==> flow/design.v <==
`timescale 1ns / 1ps
module dataReg #(parameter dataWidth=8)(
input i_clk,
input [dataWidth-1:0] i_data,
input i_data_valid,
output reg [dataWidth-1:0] o_data,
output reg o_data_valid
);
always @(posedge i_clk)
begin
    if(i_data_valid)
        o_data <= i_data;
    o_data_valid <= i_data_valid;
end
endmodule
`timescale 1ns / 1ps
module lineBuffer #(parameter dataWidth=8, imageWidth=512)(
input   i_clk,
input   [dataWidth-1:0] i_data,
input   i_data_valid,
output  [dataWidth-1:0] o_data,
output  o_data_valid
);
wire [dataWidth-1:0] w_data_out [imageWidth-1:0];
wire [imageWidth-1:0] w_data_valid;
assign o_data = w_data_out[imageWidth-1];
assign o_data_valid = w_data_valid[imageWidth-1];
generate
    genvar i;
    for(i=0;i<imageWidth;i=i+1)
    begin:loop
        if(i==0)
            dataReg #(.dataWidth(dataWidth))DR0(
                .i_clk(i_clk),
                .i_data(i_data),
                .i_data_valid(i_data_valid),
                .o_data(w_data_out[i]),
                .o_data_valid(w_data_valid[i])
            );
         else
            dataReg #(.dataWidth(dataWidth))DR(
                .i_clk(i_clk),
                .i_data(w_data_out[i-1]),
                .i_data_valid(i_data_valid),
                .o_data(w_data_out[i]),
                .o_data_valid(w_data_valid[i])
            );
    end
endgenerate
endmodule
`timescale 1ns / 1ps
module imageBuffer #(parameter dataWidth=1,kernelWidth=5,kernelHeight=5,imageWidth=256)(
input        i_clk,
input        i_rst,
input  [dataWidth-1:0] i_pixel_data,
input        i_pixel_data_valid,
output [kernelWidth*kernelHeight*dataWidth-1:0] o_data,
output       o_data_valid
);
integer counter;
integer outDataCounter;
reg data_valid_int;
always @(posedge i_clk)
if(i_rst)
begin
    counter <= 0;
    data_valid_int <= 1'b0;
end
else
begin
    if(i_pixel_data_valid & !data_valid_int)
        counter <= counter+1;
    else if(!i_pixel_data_valid & data_valid_int)
        counter <= counter-1;
    if(counter >= (((kernelHeight+1)/2)*imageWidth+(kernelWidth+1)/2))
        data_valid_int <= 1'b1;
    else
        data_valid_int <= 1'b0;
end
always @(posedge i_clk)
begin
    if(i_rst)
        outDataCounter <= 0;
    else if(outDataCounter==imageWidth-1 & data_valid_int)
        outDataCounter <= 0;
    else if(data_valid_int)
        outDataCounter <= outDataCounter+1;
end
assign o_data_valid = data_valid_int & (outDataCounter<imageWidth-kernelWidth+1);
wire [dataWidth-1:0] w_data_reg_out [kernelWidth*kernelHeight-1:0];
wire [kernelWidth*kernelHeight-1:0] w_data_reg_out_valid;
wire [dataWidth-1:0] line_buff_out [kernelHeight-2:0];
wire [kernelHeight-2:0] line_buff_out_valid;
generate
genvar i,j,k;
    for(i=kernelHeight-1;i>=0;i=i-1)
    begin:l1
        for(j=kernelWidth-1;j>=0;j=j-1)
        begin:l2
            for(k=0;k<dataWidth;k=k+1)
            begin:l3
                assign o_data[(kernelHeight-1-i)*kernelWidth*dataWidth+(kernelWidth-1-j)*dataWidth+k] = w_data_reg_out[i*kernelWidth+j][k];
            end
        end
    end
endgenerate
generate
    for(i=0;i<kernelHeight;i=i+1)
    begin:oloop
        for(j=0;j<kernelWidth;j=j+1)
        begin:iloop
            if(i==0&j==0)  
            begin
                dataReg #(.dataWidth(dataWidth))dR0(
                    .i_clk(i_clk),
                    .i_data(i_pixel_data),  
                    .i_data_valid(i_pixel_data_valid),
                    .o_data(w_data_reg_out[i*kernelWidth+j]),
                    .o_data_valid(w_data_reg_out_valid[i*kernelWidth+j])
                );
            end
            else if(j==0)  
            begin
                dataReg #(.dataWidth(dataWidth))dR1(
                    .i_clk(i_clk),
                    .i_data(line_buff_out[i-1]),  
                    .i_data_valid(i_pixel_data_valid),
                    .o_data(w_data_reg_out[i*kernelWidth+j]),
                    .o_data_valid(w_data_reg_out_valid[i*kernelWidth+j])
                );
            end
            else 
            begin
                dataReg #(.dataWidth(dataWidth))dR2(
                    .i_clk(i_clk),
                    .i_data(w_data_reg_out[i*kernelWidth+j-1]),  
                    .i_data_valid(i_pixel_data_valid),
                    .o_data(w_data_reg_out[i*kernelWidth+j]),
                    .o_data_valid(w_data_reg_out_valid[i*kernelWidth+j])
                );
            end
        end
    end
endgenerate
generate
    for(i=0;i<kernelHeight-1;i=i+1)
    begin:loop
        if(i==0)
        begin
            lineBuffer #(.dataWidth(dataWidth),.imageWidth(imageWidth-kernelWidth))lB0(
                .i_clk(i_clk),
                .i_data(w_data_reg_out[kernelWidth-1]),
                .i_data_valid(i_pixel_data_valid),
                .o_data(line_buff_out[i]),
                .o_data_valid(line_buff_out_valid[i])
            );
        end
        else
        begin
            lineBuffer #(.dataWidth(dataWidth),.imageWidth(imageWidth-kernelWidth))lB(
                .i_clk(i_clk),
                .i_data(w_data_reg_out[(i+1)*kernelWidth-1]),
                .i_data_valid(i_pixel_data_valid),
                .o_data(line_buff_out[i]),
                .o_data_valid(line_buff_out_valid[i])
            );        
        end
    end
endgenerate
endmodule
`timescale 1ns / 1ps
module imageBuffer2 #(parameter dataWidth=1,kernelWidth=2,kernelHeight=2,imageWidth=256)(
input        i_clk,
input        i_rst,
input  [dataWidth-1:0] i_pixel_data,
input        i_pixel_data_valid,
output [kernelWidth*kernelHeight*dataWidth-1:0] o_data,
output  reg  o_data_valid
);
integer counter;
always @(posedge i_clk)
if(i_rst)
begin
    counter <= 0;
    o_data_valid <= 1'b0;
end
else
begin
    if(i_pixel_data_valid & !o_data_valid)
        counter <= counter+1;
    else if(!i_pixel_data_valid & o_data_valid)
        counter <= counter-1;
    if(counter == (((kernelHeight)/2)*imageWidth+((kernelWidth)/2)) & i_pixel_data_valid)
        o_data_valid <= 1'b1;
    else if(counter > (((kernelHeight)/2)*imageWidth+(kernelWidth)/2))
        o_data_valid <= 1'b1;
    else
        o_data_valid <= 1'b0;
end
wire [dataWidth-1:0] w_data_reg_out [kernelWidth*kernelHeight-1:0];
wire [kernelWidth*kernelHeight-1:0] w_data_reg_out_valid;
wire [dataWidth-1:0] line_buff_out [kernelHeight-2:0];
wire [kernelHeight-2:0] line_buff_out_valid;
generate
genvar i,j,k;
    for(i=kernelHeight-1;i>=0;i=i-1)
    begin:l1
        for(j=kernelWidth-1;j>=0;j=j-1)
        begin:l2
            for(k=0;k<dataWidth;k=k+1)
            begin:l3
                assign o_data[(kernelHeight-1-i)*kernelWidth*dataWidth+(kernelWidth-1-j)*dataWidth+k] = w_data_reg_out[i*kernelWidth+j][k];
            end
        end
    end
endgenerate
generate
    for(i=0;i<kernelHeight;i=i+1)
    begin:oloop
        for(j=0;j<kernelWidth;j=j+1)
        begin:iloop
            if(i==0&j==0)  
            begin
                dataReg #(.dataWidth(dataWidth))dR0(
                    .i_clk(i_clk),
                    .i_data(i_pixel_data),  
                    .i_data_valid(i_pixel_data_valid),
                    .o_data(w_data_reg_out[i*kernelWidth+j]),
                    .o_data_valid(w_data_reg_out_valid[i*kernelWidth+j])
                );
            end
            else if(j==0)  
            begin
                dataReg #(.dataWidth(dataWidth))dR1(
                    .i_clk(i_clk),
                    .i_data(line_buff_out[i-1]),  
                    .i_data_valid(i_pixel_data_valid),
                    .o_data(w_data_reg_out[i*kernelWidth+j]),
                    .o_data_valid(w_data_reg_out_valid[i*kernelWidth+j])
                );
            end
            else 
            begin
                dataReg #(.dataWidth(dataWidth))dR2(
                    .i_clk(i_clk),
                    .i_data(w_data_reg_out[i*kernelWidth+j-1]),  
                    .i_data_valid(i_pixel_data_valid),
                    .o_data(w_data_reg_out[i*kernelWidth+j]),
                    .o_data_valid(w_data_reg_out_valid[i*kernelWidth+j])
                );
            end
        end
    end
endgenerate
generate
    for(i=0;i<kernelHeight-1;i=i+1)
    begin:loop
        if(i==0)
        begin
            lineBuffer #(.dataWidth(dataWidth),.imageWidth(imageWidth))lB0(
                .i_clk(i_clk),
                .i_data(i_pixel_data),
                .i_data_valid(i_pixel_data_valid),
                .o_data(line_buff_out[i]),
                .o_data_valid(line_buff_out_valid[i])
            );
        end
        else
        begin
            lineBuffer #(.dataWidth(dataWidth),.imageWidth(imageWidth))lB(
                .i_clk(i_clk),
                .i_data(line_buff_out[i-1]),
                .i_data_valid(i_pixel_data_valid),
                .o_data(line_buff_out[i]),
                .o_data_valid(line_buff_out_valid[i])
            );        
        end
    end
endgenerate
endmodule
`timescale 1ns / 1ps
module Convolution #(parameter ConvData=1)(
input i_clk,
input i_rst,
input i_data_valid,
input [71:0]i_data,
output reg o_data_valid,
output reg [23:0]o_data
    );
  integer i;
  reg [23:0] sum,mul;reg [23:0] BiasAdd,x;
  function [15:0] coeff;
    input integer n;
    case(n)
        0: coeff = 16'b1001011101000;
        1: coeff = 16'b1010001110000;
        2: coeff = 16'b111011010110;
        3: coeff = 16'b1100100101010;
        4: coeff = 16'b11111100;
        5: coeff = 16'b1001001111111;
        6: coeff = 16'b1100011011100;
        7: coeff = 16'b110010000000;
        8: coeff = 16'b1010010110010;
        9: coeff = 16'b1110111110101011;
        10: coeff = 16'b11100110000;
        11: coeff = 16'b1111011100111111;
        12: coeff = 16'b10101010010;
        13: coeff = 16'b1100100101011;
        14: coeff = 16'b101100111100;
        15: coeff = 16'b100001010000;
        16: coeff = 16'b111101000111;
        17: coeff = 16'b110011011000;
        18: coeff = 16'b1000100101000;
        19: coeff = 16'b10110111;
        20: coeff = 16'b1101011111000110;
        21: coeff = 16'b1001001010110;
        22: coeff = 16'b101110100001;
        23: coeff = 16'b1101101111101010;
        24: coeff = 16'b111001110000;
        25: coeff = 16'b1001111001100;
        26: coeff = 16'b1101111001111011;
        default: coeff = 16'b0;
    endcase
  endfunction
  function [23:0] bias;
    input integer n;
    case(n)
        0: bias = 24'b1011000100;
        1: bias = 24'b111111111011001001000010;
        2: bias = 24'b101000010000101;
        default: bias = 24'b0;
    endcase
  endfunction
wire [23:0] b_sel = bias(ConvData-1);
always@(posedge i_clk)
o_data_valid <= i_rst ? 1'b0 : i_data_valid;
always@(posedge i_clk)
begin
 sum = 0;x=0;
    for(i=9*(ConvData-1);i<(9*ConvData);i=i+1)
    begin
        mul = $signed(i_data[(i-(9*(ConvData-1)))*8+:8])*$signed(coeff(i));
        x=$signed(x)+$signed(mul);             
    end
    sum =  $signed(x);
    BiasAdd <= $signed(sum) + $signed(b_sel); 
         if(!b_sel[23] &!sum[23] & BiasAdd[23])  
               begin
                   o_data[23] <= 1'b0;
                   o_data[22:0] <= {23{1'b1}};
               end
           else if(b_sel[23] & sum[23] &  !BiasAdd[23])  
               begin
                   o_data[23] <= 1'b1;
                   o_data[22:0] <= {23{1'b0}};
               end
           else
                   o_data <= BiasAdd;
 end 
endmodule
`timescale 1ns / 1ps
module ReLu  #(parameter dataWidth=16,weightIntWidth=4) (
    input           clk,
    input           rst,
    input   [2*dataWidth-1:0]   ReLu_Input,
    input relu_data_valid_In,
    output reg relu_data_valid_Out,
    output  reg [dataWidth+3:0]  out
);
always @(posedge clk)
begin
    relu_data_valid_Out <= rst ? 1'b0 : relu_data_valid_In;
    if($signed(ReLu_Input) >= 0)
    begin
        if(|ReLu_Input[2*dataWidth-1-:weightIntWidth+1])  
            out <= {1'b0,{(dataWidth+3){1'b1}}};  
        else
            out <= ReLu_Input[2*dataWidth-2-weightIntWidth-:dataWidth+4];
    end
    else 
        out <= 0;      
end
endmodule
`timescale 1ns / 1ps
module maxpoolLogic #(parameter imageWidth=256)(
input   i_clk,
input   i_reset_n,
input   i_data_valid,
output o_data_valid
    );
 reg count;
 integer pixelCounter;
 assign o_data_valid = (i_data_valid && (pixelCounter<26) && count);
 always @(posedge i_clk)
 if(!i_reset_n)
 begin
    pixelCounter <= 0;
    count <= 1'b0;
 end
 else
 begin
    if(i_data_valid && pixelCounter == (2*imageWidth-1))
        pixelCounter <= 0;
    else if(i_data_valid) begin
        pixelCounter <= pixelCounter + 1;
    end
    if(i_data_valid)
        count <= ~count;
 end
 endmodule
`timescale 1ns / 1ps
module maxPooler(
    input   i_clk,
    input   i_rst,
    input[63:0] i_data_MP,
    input i_data_valid_MP,
    output reg [15:0] out_data_MP,
    output out_data_valid
    );
    integer i;
    reg [15:0] largest;
    always @(posedge i_clk) begin
        if(i_data_valid_MP)begin
            largest = i_data_MP[15:0];
            for(i=0;i<4;i=i+1)
            begin
                if(i_data_MP[16*i +: 16] > largest)
                    largest = i_data_MP[i*16+:16];
            end
            out_data_MP <= largest;
        end
    end
 maxpoolLogic  #(.imageWidth(26)) MDL(
    .i_clk(i_clk),
    .i_reset_n(!i_rst),
    .i_data_valid(i_data_valid_MP),
    .o_data_valid(out_data_valid)
 );
endmodule
`timescale 1ns / 1ps
module Conv_ReLu_MaxPool #(parameter ConvKernel=1)
                           (input[71:0] inputData,
                           input inputValid,
                           input clk,
                           input rst,
                           output[15:0] MP_Out,
                           output MPOut_valid
    );
    wire out_data_valid;
    wire[71:0] out_data;
    wire data_conv_valid;
    wire[23:0] conv_data;
    wire relu_data_valid_Out;
    wire[15:0]relu_out;
    wire[63:0] Out;
    wire Out_valid;
    Convolution #(.ConvData(ConvKernel))conv (
    .i_clk(clk),
    .i_rst(rst),
    .i_data_valid(inputValid),
    .i_data(inputData),
    .o_data_valid(data_conv_valid),
    .o_data(conv_data)
        );
    ReLu  #(.dataWidth(12),.weightIntWidth(0)) ReLu 
        (.clk(clk), .rst(rst),
        .ReLu_Input(conv_data),
        .relu_data_valid_In(data_conv_valid),
        .relu_data_valid_Out(relu_data_valid_Out),
        .out(relu_out));
     imageBuffer2 #(.dataWidth(16),.kernelWidth(2),.kernelHeight(2),.imageWidth(26)) IB2 (
               . i_clk(clk),
               .i_rst(rst),
               .i_pixel_data(relu_out),
               .i_pixel_data_valid(relu_data_valid_Out),
               .o_data(Out), 
               .o_data_valid(Out_valid) 
             );
      maxPooler MP(
                 .i_clk(clk),
                 .i_rst(rst),
                 .i_data_MP(Out),
                 .i_data_valid_MP(Out_valid),
                 .out_data_MP(MP_Out),
                 .out_data_valid(MPOut_valid)
                 );
endmodule
`timescale 1ns / 1ps
module cnn_layer1 (
    input         clk,
    input         rst,
    input  [7:0]  pix_in,
    input         pix_valid,
    output [15:0] mp_out0,
    output        mp_valid0,
    output [15:0] mp_out1,
    output        mp_valid1,
    output [15:0] mp_out2,
    output        mp_valid2
);
    wire [71:0] win_data;
    wire        win_valid;
    imageBuffer #(.dataWidth(8),.kernelWidth(3),.kernelHeight(3),.imageWidth(28)) IB (
        .i_clk(clk),
        .i_rst(rst),
        .i_pixel_data(pix_in),
        .i_pixel_data_valid(pix_valid),
        .o_data(win_data),
        .o_data_valid(win_valid)
    );
    Conv_ReLu_MaxPool #(.ConvKernel(1)) CRM1 (
        .inputData(win_data), .inputValid(win_valid), .clk(clk), .rst(rst),
        .MP_Out(mp_out0), .MPOut_valid(mp_valid0));
    Conv_ReLu_MaxPool #(.ConvKernel(2)) CRM2 (
        .inputData(win_data), .inputValid(win_valid), .clk(clk), .rst(rst),
        .MP_Out(mp_out1), .MPOut_valid(mp_valid1));
    Conv_ReLu_MaxPool #(.ConvKernel(3)) CRM3 (
        .inputData(win_data), .inputValid(win_valid), .clk(clk), .rst(rst),
        .MP_Out(mp_out2), .MPOut_valid(mp_valid2));
endmodule
Step by step through the tools: cnn_layer1
Tool output for the design above, in the order of the flow.
Line numbers count from 1 in the design file above.
Operators: Yosys type, input widths -> output width; for muxes data width and select width s.
{"block": "design", "top": "cnn_layer1", "clock": "clk", "cell_library": "sky130hd", "pvt_corner": "tt_025C_1v80"}

Word-level counts
Yosys after proc, flatten, opt, wreduce and memory -nomap, before mapping. Print and check cells are not counted. Equal cells are merged and count once.
{"block": "op_classes", "addsub": 39, "n_mul": 27, "cmp": 20, "equal": 7, "n_mux": 36, "logic": 22, "reduce_and_logical": 29}
{"block": "op_table", "op": "$mul 8x13->21 const B", "n": 6}
{"block": "op_table", "op": "$mul 8x14->22 const B", "n": 5}
{"block": "op_table", "op": "$mul 8x11->19 const B", "n": 4}
{"block": "op_table", "op": "$mul 8x12->20 const B", "n": 3}
{"block": "op_table", "op": "$mul 8x9->17 const B", "n": 3}
{"block": "op_table", "op": "$mul 8x10->18 const B", "n": 2}
{"block": "op_table", "op": "$mux 16", "n": 18}
{"block": "op_table", "op": "$add 32x2->32 const B", "n": 8}
{"block": "op_table", "op": "$mux 32", "n": 8}
{"block": "op_table", "op": "$mul 8x15->23 const B", "n": 1}
{"block": "op_table", "op": "$add 24x21->24", "n": 7}
{"block": "op_table", "op": "$add 24x22->24", "n": 7}
{"block": "op_table", "op": "$gt 16x16->1", "n": 9}
{"block": "op_table", "op": "$sub 32x2->32 const B", "n": 4}
{"block": "op_table", "op": "$lt 32x6->1 const B", "n": 4}
{"block": "op_table", "op": "$eq 32x6->1 const B", "n": 4}
{"block": "op_table", "op": "$mul 8x8->16 const B", "n": 1}
{"block": "op_table", "op": "$mul 8x7->15 const B", "n": 1}
{"block": "op_table", "op": "$gt 32x6->1 const B", "n": 3}
{"block": "op_table", "op": "$eq 32x7->1 const B", "n": 3}
{"block": "op_table", "op": "$mul 8x6->14 const B", "n": 1}
{"block": "op_table", "op": "$ge 24x1->1 const B", "n": 3}
{"block": "op_table", "op": "$add 23x21->24", "n": 2}
{"block": "op_table", "op": "$add 24x16->24 const B", "n": 2}
{"block": "op_table", "op": "$add 24x23->24", "n": 2}
{"block": "op_table", "op": "$mux 15", "n": 3}
{"block": "op_table", "op": "$ge 32x7->1 const B", "n": 1}
{"block": "op_table", "op": "$add 23x23->24", "n": 1}
Not listed: further kinds 13, cells in them 64.
{"block": "word_totals", "reg_bits": 2321, "output_inout_bits": 51, "word_cells": 357}

Depth
Longest topological path by Yosys (ltp), each cell counted once; first at word level (registers and memories cut), then after technology mapping (sequential cells cut; the memories' decode and read muxes count).
{"block": "depth", "depth_word": 11, "abc_area": 1, "depth_mapped": 51, "mapped_depth_nobuf": 51}

Netlist
The flow's flattened synthesis, as Yosys stat reports it; memories are mapped. The netlist is that of the ABC_AREA named above (0 if unset); the other value can give another one.
Totals and module areas in this step are rounded.
{"block": "mapped", "cell_count": 12795, "yosys_area_um2": 141000, "seqArea_um2": 64300, "flip_flops": 2279, "n_buf": 87}
{"block": "types", "cell": "sky130_fd_sc_hd__edfxtp_1", "n": 1864}
{"block": "types", "cell": "sky130_fd_sc_hd__fa_1", "n": 1123}
{"block": "types", "cell": "sky130_fd_sc_hd__ha_1", "n": 1466}
{"block": "types", "cell": "sky130_fd_sc_hd__inv_1", "n": 2790}
{"block": "types", "cell": "sky130_fd_sc_hd__dfxtp_1", "n": 415}
{"block": "types", "cell": "sky130_fd_sc_hd__nand2_1", "n": 1646}
{"block": "types", "cell": "sky130_fd_sc_hd__a21oi_1", "n": 577}
{"block": "types", "cell": "sky130_fd_sc_hd__nor2_1", "n": 700}
{"block": "types", "cell": "sky130_fd_sc_hd__nand3_1", "n": 504}
{"block": "types", "cell": "sky130_fd_sc_hd__xor2_1", "n": 268}
{"block": "types", "cell": "sky130_fd_sc_hd__o21ai_0", "n": 308}
{"block": "types", "cell": "sky130_fd_sc_hd__xnor2_1", "n": 164}
{"block": "types", "cell": "sky130_fd_sc_hd__nand4_1", "n": 129}
{"block": "types", "cell": "sky130_fd_sc_hd__nor3_1", "n": 132}
{"block": "types", "cell": "sky130_fd_sc_hd__o21bai_1", "n": 59}
{"block": "types", "cell": "sky130_fd_sc_hd__nor4_1", "n": 66}
{"block": "types", "cell": "sky130_fd_sc_hd__or2_2", "n": 60}
{"block": "types", "cell": "sky130_fd_sc_hd__o211ai_1", "n": 43}
Other cell types: 51; their cells: 481.

Worst setup path after synthesis
OpenSTA on the mapped netlist: ideal clock, no wires. The path of least setup slack (recovery checks aside). Input and output delay are each 20% of the period. Register names are those of the netlist, which keeps one name where synthesis merged equal registers.
{"block": "synth_path", "kind": "reg2reg", "from": "reg (no name shown)", "to": "reg CRM3.IB2.counter[29]", "tclk_ns": 14.0, "setup_ns": 0.109, "launch_ns": 0.000, "t_arrival_ns": 35.540, "t_required_ns": 13.891, "slack_ns": -21.649, "path_delay_ns": 35.649, "driving_pins": 16, "period_less_setup_slack_ns": 35.649}
"path_delay_ns" = arrival - input delay + setup time.
"driving_pins" counts driving pins, that of a launching flip-flop among them; a cell with two outputs on the path counts twice.
"period_less_setup_slack_ns" = period - worst setup slack (recovery checks aside). The figure is calculated, with input and output delays left at 20% of the set period.
Between the ends stands the longest chain of elaborated cells between them, by number of cells; it is not shown to be the way that was timed. Of several equally long chains one is given.
A line is the first line of the expression or statement that the cell stems from. Yosys adds cells for indexed reads and writes and turns some case tables into memories.
A register here has more assigning lines than the two given.
{"block": "synth_via", "path_cell_list": "sky130_fd_sc_hd__dfxtp_1 -> sky130_fd_sc_hd__ha_1 -> sky130_fd_sc_hd__inv_1 -> sky130_fd_sc_hd__ha_1 -> sky130_fd_sc_hd__a21oi_1 -> sky130_fd_sc_hd__nand2_1 -> sky130_fd_sc_hd__a21boi_0 -> sky130_fd_sc_hd__inv_1 -> sky130_fd_sc_hd__a21oi_1 -> sky130_fd_sc_hd__inv_1 -> sky130_fd_sc_hd__nand3_1 -> sky130_fd_sc_hd__nand2_1 -> sky130_fd_sc_hd__a21oi_1 -> sky130_fd_sc_hd__o21ai_0 -> sky130_fd_sc_hd__nand2_1 -> sky130_fd_sc_hd__inv_1", "elab_chain_len": 4, "cone_cells": 6, "cone_lines": 2}
{"block": "synth_rtl", "element": "$logic_not 1->1", "line_no": 191, "source": "else if(!i_pixel_data_valid & o_data_valid)"}
{"block": "synth_rtl", "element": "$and 1x1->1", "line_no": 191}
{"block": "synth_rtl", "element": "$mux 32", "line_no": 191}
{"block": "synth_rtl", "element": "$mux 32", "line_no": 189, "source": "if(i_pixel_data_valid & !o_data_valid)"}
{"block": "synth_rtl", "element": "to (assign)", "line_no": 190, "source": "counter <= counter+1;"}
{"block": "synth_rtl", "element": "to (assign)", "line_no": 192, "source": "counter <= counter-1;"}
{"block": "synth_rtl", "element": "to (decl)", "line_no": 180, "source": "integer counter;"}

Timing after layout
Path of least setup slack in the final report of run A (OpenROAD, finished layout, wires in). Where an end is a register, its clock arrival counts in the times.
{"block": "layout_path", "kind": "reg2reg", "from": "reg IB.oloop[2].iloop[0].genblk1.genblk1.dR1.o_data[0]", "to": "reg CRM3.conv.o_data[20]", "tclk_ns": 19.1, "setup_ns": 0.06, "launch_ns": 1.06, "t_arrival_ns": 14.59, "t_required_ns": 20.12, "slack_ns": 5.53, "driving_pins": 44}
Between the ends stands the longest chain of elaborated cells between them, by number of cells; it is not shown to be the way that was timed. Of several equally long chains one is given.
A register here has more assigning lines than the two given.
{"block": "layout_via", "path_cell_list": "sky130_fd_sc_hd__edfxtp_1 -> sky130_fd_sc_hd__inv_1 -> sky130_fd_sc_hd__ha_1 -> sky130_fd_sc_hd__inv_1 -> sky130_fd_sc_hd__fa_1 -> sky130_fd_sc_hd__fa_1 -> sky130_fd_sc_hd__inv_1 -> sky130_fd_sc_hd__ha_1 -> sky130_fd_sc_hd__nand3_1 -> sky130_fd_sc_hd__nand3_1 -> sky130_fd_sc_hd__a21oi_1 -> sky130_fd_sc_hd__o21ai_0 -> sky130_fd_sc_hd__nand3_1 -> sky130_fd_sc_hd__nand2_1 -> sky130_fd_sc_hd__nand2_1 -> sky130_fd_sc_hd__a21oi_1 -> sky130_fd_sc_hd__xnor2_1 -> sky130_fd_sc_hd__inv_1 -> [8 not listed] -> sky130_fd_sc_hd__fa_1 -> sky130_fd_sc_hd__inv_1 -> sky130_fd_sc_hd__fa_1 -> sky130_fd_sc_hd__inv_1 -> sky130_fd_sc_hd__fa_1 -> sky130_fd_sc_hd__inv_1 -> sky130_fd_sc_hd__ha_1 -> sky130_fd_sc_hd__inv_1 -> sky130_fd_sc_hd__nor3_1 -> sky130_fd_sc_hd__and2_1 -> sky130_fd_sc_hd__nand4_1 -> sky130_fd_sc_hd__nand3_1 -> sky130_fd_sc_hd__nand3b_1 -> sky130_fd_sc_hd__nand2_1 -> sky130_fd_sc_hd__inv_1 -> sky130_fd_sc_hd__nand2_2 -> sky130_fd_sc_hd__buf_4 -> sky130_fd_sc_hd__nand2_1", "elab_chain_len": 10, "cone_cells": 10, "cone_lines": 3}
{"block": "layout_rtl", "element": "from (decl)", "line_no": 6, "source": "output reg [dataWidth-1:0] o_data,"}
{"block": "layout_rtl", "element": "from (assign)", "line_no": 12, "source": "o_data <= i_data;"}
{"block": "layout_rtl", "element": "$mul 8x14->22", "line_no": 342, "source": "mul = $signed(i_data[(i-(9*(ConvData-1)))*8+:8])*$signed(coeff(i));"}
{"block": "layout_rtl", "element": "$add 23x23->24", "line_no": 343, "source": "x=$signed(x)+$signed(mul);"}
{"block": "layout_rtl", "element": "$add 24x22->24", "line_no": 343}
{"block": "layout_rtl", "element": "$add 24x21->24", "line_no": 343}
{"block": "layout_rtl", "element": "$add 24x23->24", "line_no": 343}
{"block": "layout_rtl", "element": "$add 24x21->24", "line_no": 343}
{"block": "layout_rtl", "element": "$add 24x22->24", "line_no": 343}
{"block": "layout_rtl", "element": "$add 24x23->24", "line_no": 343}
{"block": "layout_rtl", "element": "$logic_not 1->1", "line_no": 347, "source": "if(!b_sel[23] &!sum[23] & BiasAdd[23])"}
{"block": "layout_rtl", "element": "$and 1x1->1", "line_no": 347}
{"block": "layout_rtl", "element": "to (assign)", "line_no": 350, "source": "o_data[22:0] <= {23{1'b1}};"}
{"block": "layout_rtl", "element": "to (assign)", "line_no": 358, "source": "o_data <= BiasAdd;"}
{"block": "layout_rtl", "element": "to (decl)", "line_no": 288, "source": "output reg [23:0]o_data"}

Settings and measured results of 2 stored flow runs for module cnn_layer1 (sky130hd), not sorted in any way. The constraints put input and output delay at 20% of the set period each and load the outputs with 0.01 pF.
"achieved_clock_period_ns" means the clock period less the worst setup slack. The figure is calculated, with input and output delays left at 20% of the set period.
Measured values are rounded.

Run A
==> flow/run.sh <==
#!/bin/bash
# the make line also repeats the synthesis and layout settings of config.mk as NAME=value (left out here)
make -C /OpenROAD-flow-scripts/flow DESIGN_CONFIG=/design/flow/config.mk WORK_HOME=/design/flow/orfs CLKGATE_MAP_FILE= finish
==> flow/config.mk <==
export PLATFORM = sky130hd
export DESIGN_NAME = cnn_layer1
export DESIGN_NICKNAME = cnn_layer1
export VERILOG_FILES = /design/flow/design.v
export SDC_FILE = /design/flow/constraint.sdc
export NUM_CORES = 4
export LEC_CHECK = 0
export ABC_AREA = 1
export CAP_MARGIN = 20
export CELL_PAD_IN_SITES_DETAIL_PLACEMENT = 2
export CELL_PAD_IN_SITES_GLOBAL_PLACEMENT = 2
export CORE_ASPECT_RATIO = 1.03
export CORE_MARGIN = 2
export CORE_UTILIZATION = 20
export CTS_CLUSTER_DIAMETER = 32
export GPL_ROUTABILITY_DRIVEN = 0
export GPL_TIMING_DRIVEN = 0
export HOLD_SLACK_MARGIN = -0.04
export MAX_ROUTING_LAYER = met5
export MIN_ROUTING_LAYER = met2
export PLACE_DENSITY_LB_ADDON = 0.28
export SLEW_MARGIN = 0
export TNS_END_PERCENT = 70
==> flow/constraint.sdc <==
create_clock -name core_clock -period 19.1 [get_ports {clk}]
set_input_delay 3.8200 -clock core_clock [delete_from_list [all_inputs] [get_ports {clk}]]
set_output_delay 3.8200 -clock core_clock [all_outputs]
set_load 0.01 [all_outputs]

==> results of run A, as JSON <==
{
  "ys_area_um2": 141000,
  "design_die_area_um2": 714000,
  "finish.stdcell_area_um2": 177000,
  "fin_util_pct": 25.1,
  "fin_ws_ns": 5.53,
  "hold_worst_slack_ns": 0.314,
  "achieved_clock_period_ns": 13.572
}

Run B
==> flow/run.sh <==
#!/bin/bash
# the make line also repeats the synthesis and layout settings of config.mk as NAME=value (left out here)
make -C /OpenROAD-flow-scripts/flow DESIGN_CONFIG=/design/flow/config.mk WORK_HOME=/design/flow/orfs CLKGATE_MAP_FILE= finish
==> flow/config.mk <==
export PLATFORM = sky130hd
export DESIGN_NAME = cnn_layer1
export DESIGN_NICKNAME = cnn_layer1
export VERILOG_FILES = /design/flow/design.v
export SDC_FILE = /design/flow/constraint.sdc
export NUM_CORES = 4
export LEC_CHECK = 0
export ABC_AREA = 1
export CAP_MARGIN = 20
export CELL_PAD_IN_SITES_DETAIL_PLACEMENT = 2
export CELL_PAD_IN_SITES_GLOBAL_PLACEMENT = 2
export CORE_ASPECT_RATIO = 1.03
export CORE_MARGIN = 4
export CORE_UTILIZATION = 20
export CTS_CLUSTER_DIAMETER = 32
export GPL_ROUTABILITY_DRIVEN = 0
export GPL_TIMING_DRIVEN = 0
export HOLD_SLACK_MARGIN = -0.04
export MAX_ROUTING_LAYER = met5
export MIN_ROUTING_LAYER = met2
export PLACE_DENSITY_LB_ADDON = 0.01
export SLEW_MARGIN = 35
export TNS_END_PERCENT = 70
==> flow/constraint.sdc <==
create_clock -name core_clock -period 19.1 [get_ports {clk}]
set_input_delay 3.8200 -clock core_clock [delete_from_list [all_inputs] [get_ports {clk}]]
set_output_delay 3.8200 -clock core_clock [all_outputs]
set_load 0.01 [all_outputs]

==> results of run B, as JSON <==
{
  "ys_area_um2": 141000,
  "design_die_area_um2": 721000,
  "finish.stdcell_area_um2": 180000,
  "fin_util_pct": 25.5,
  "fin_ws_ns": 5.97,
  "hold_worst_slack_ns": 0.318,
  "achieved_clock_period_ns": 13.129
}
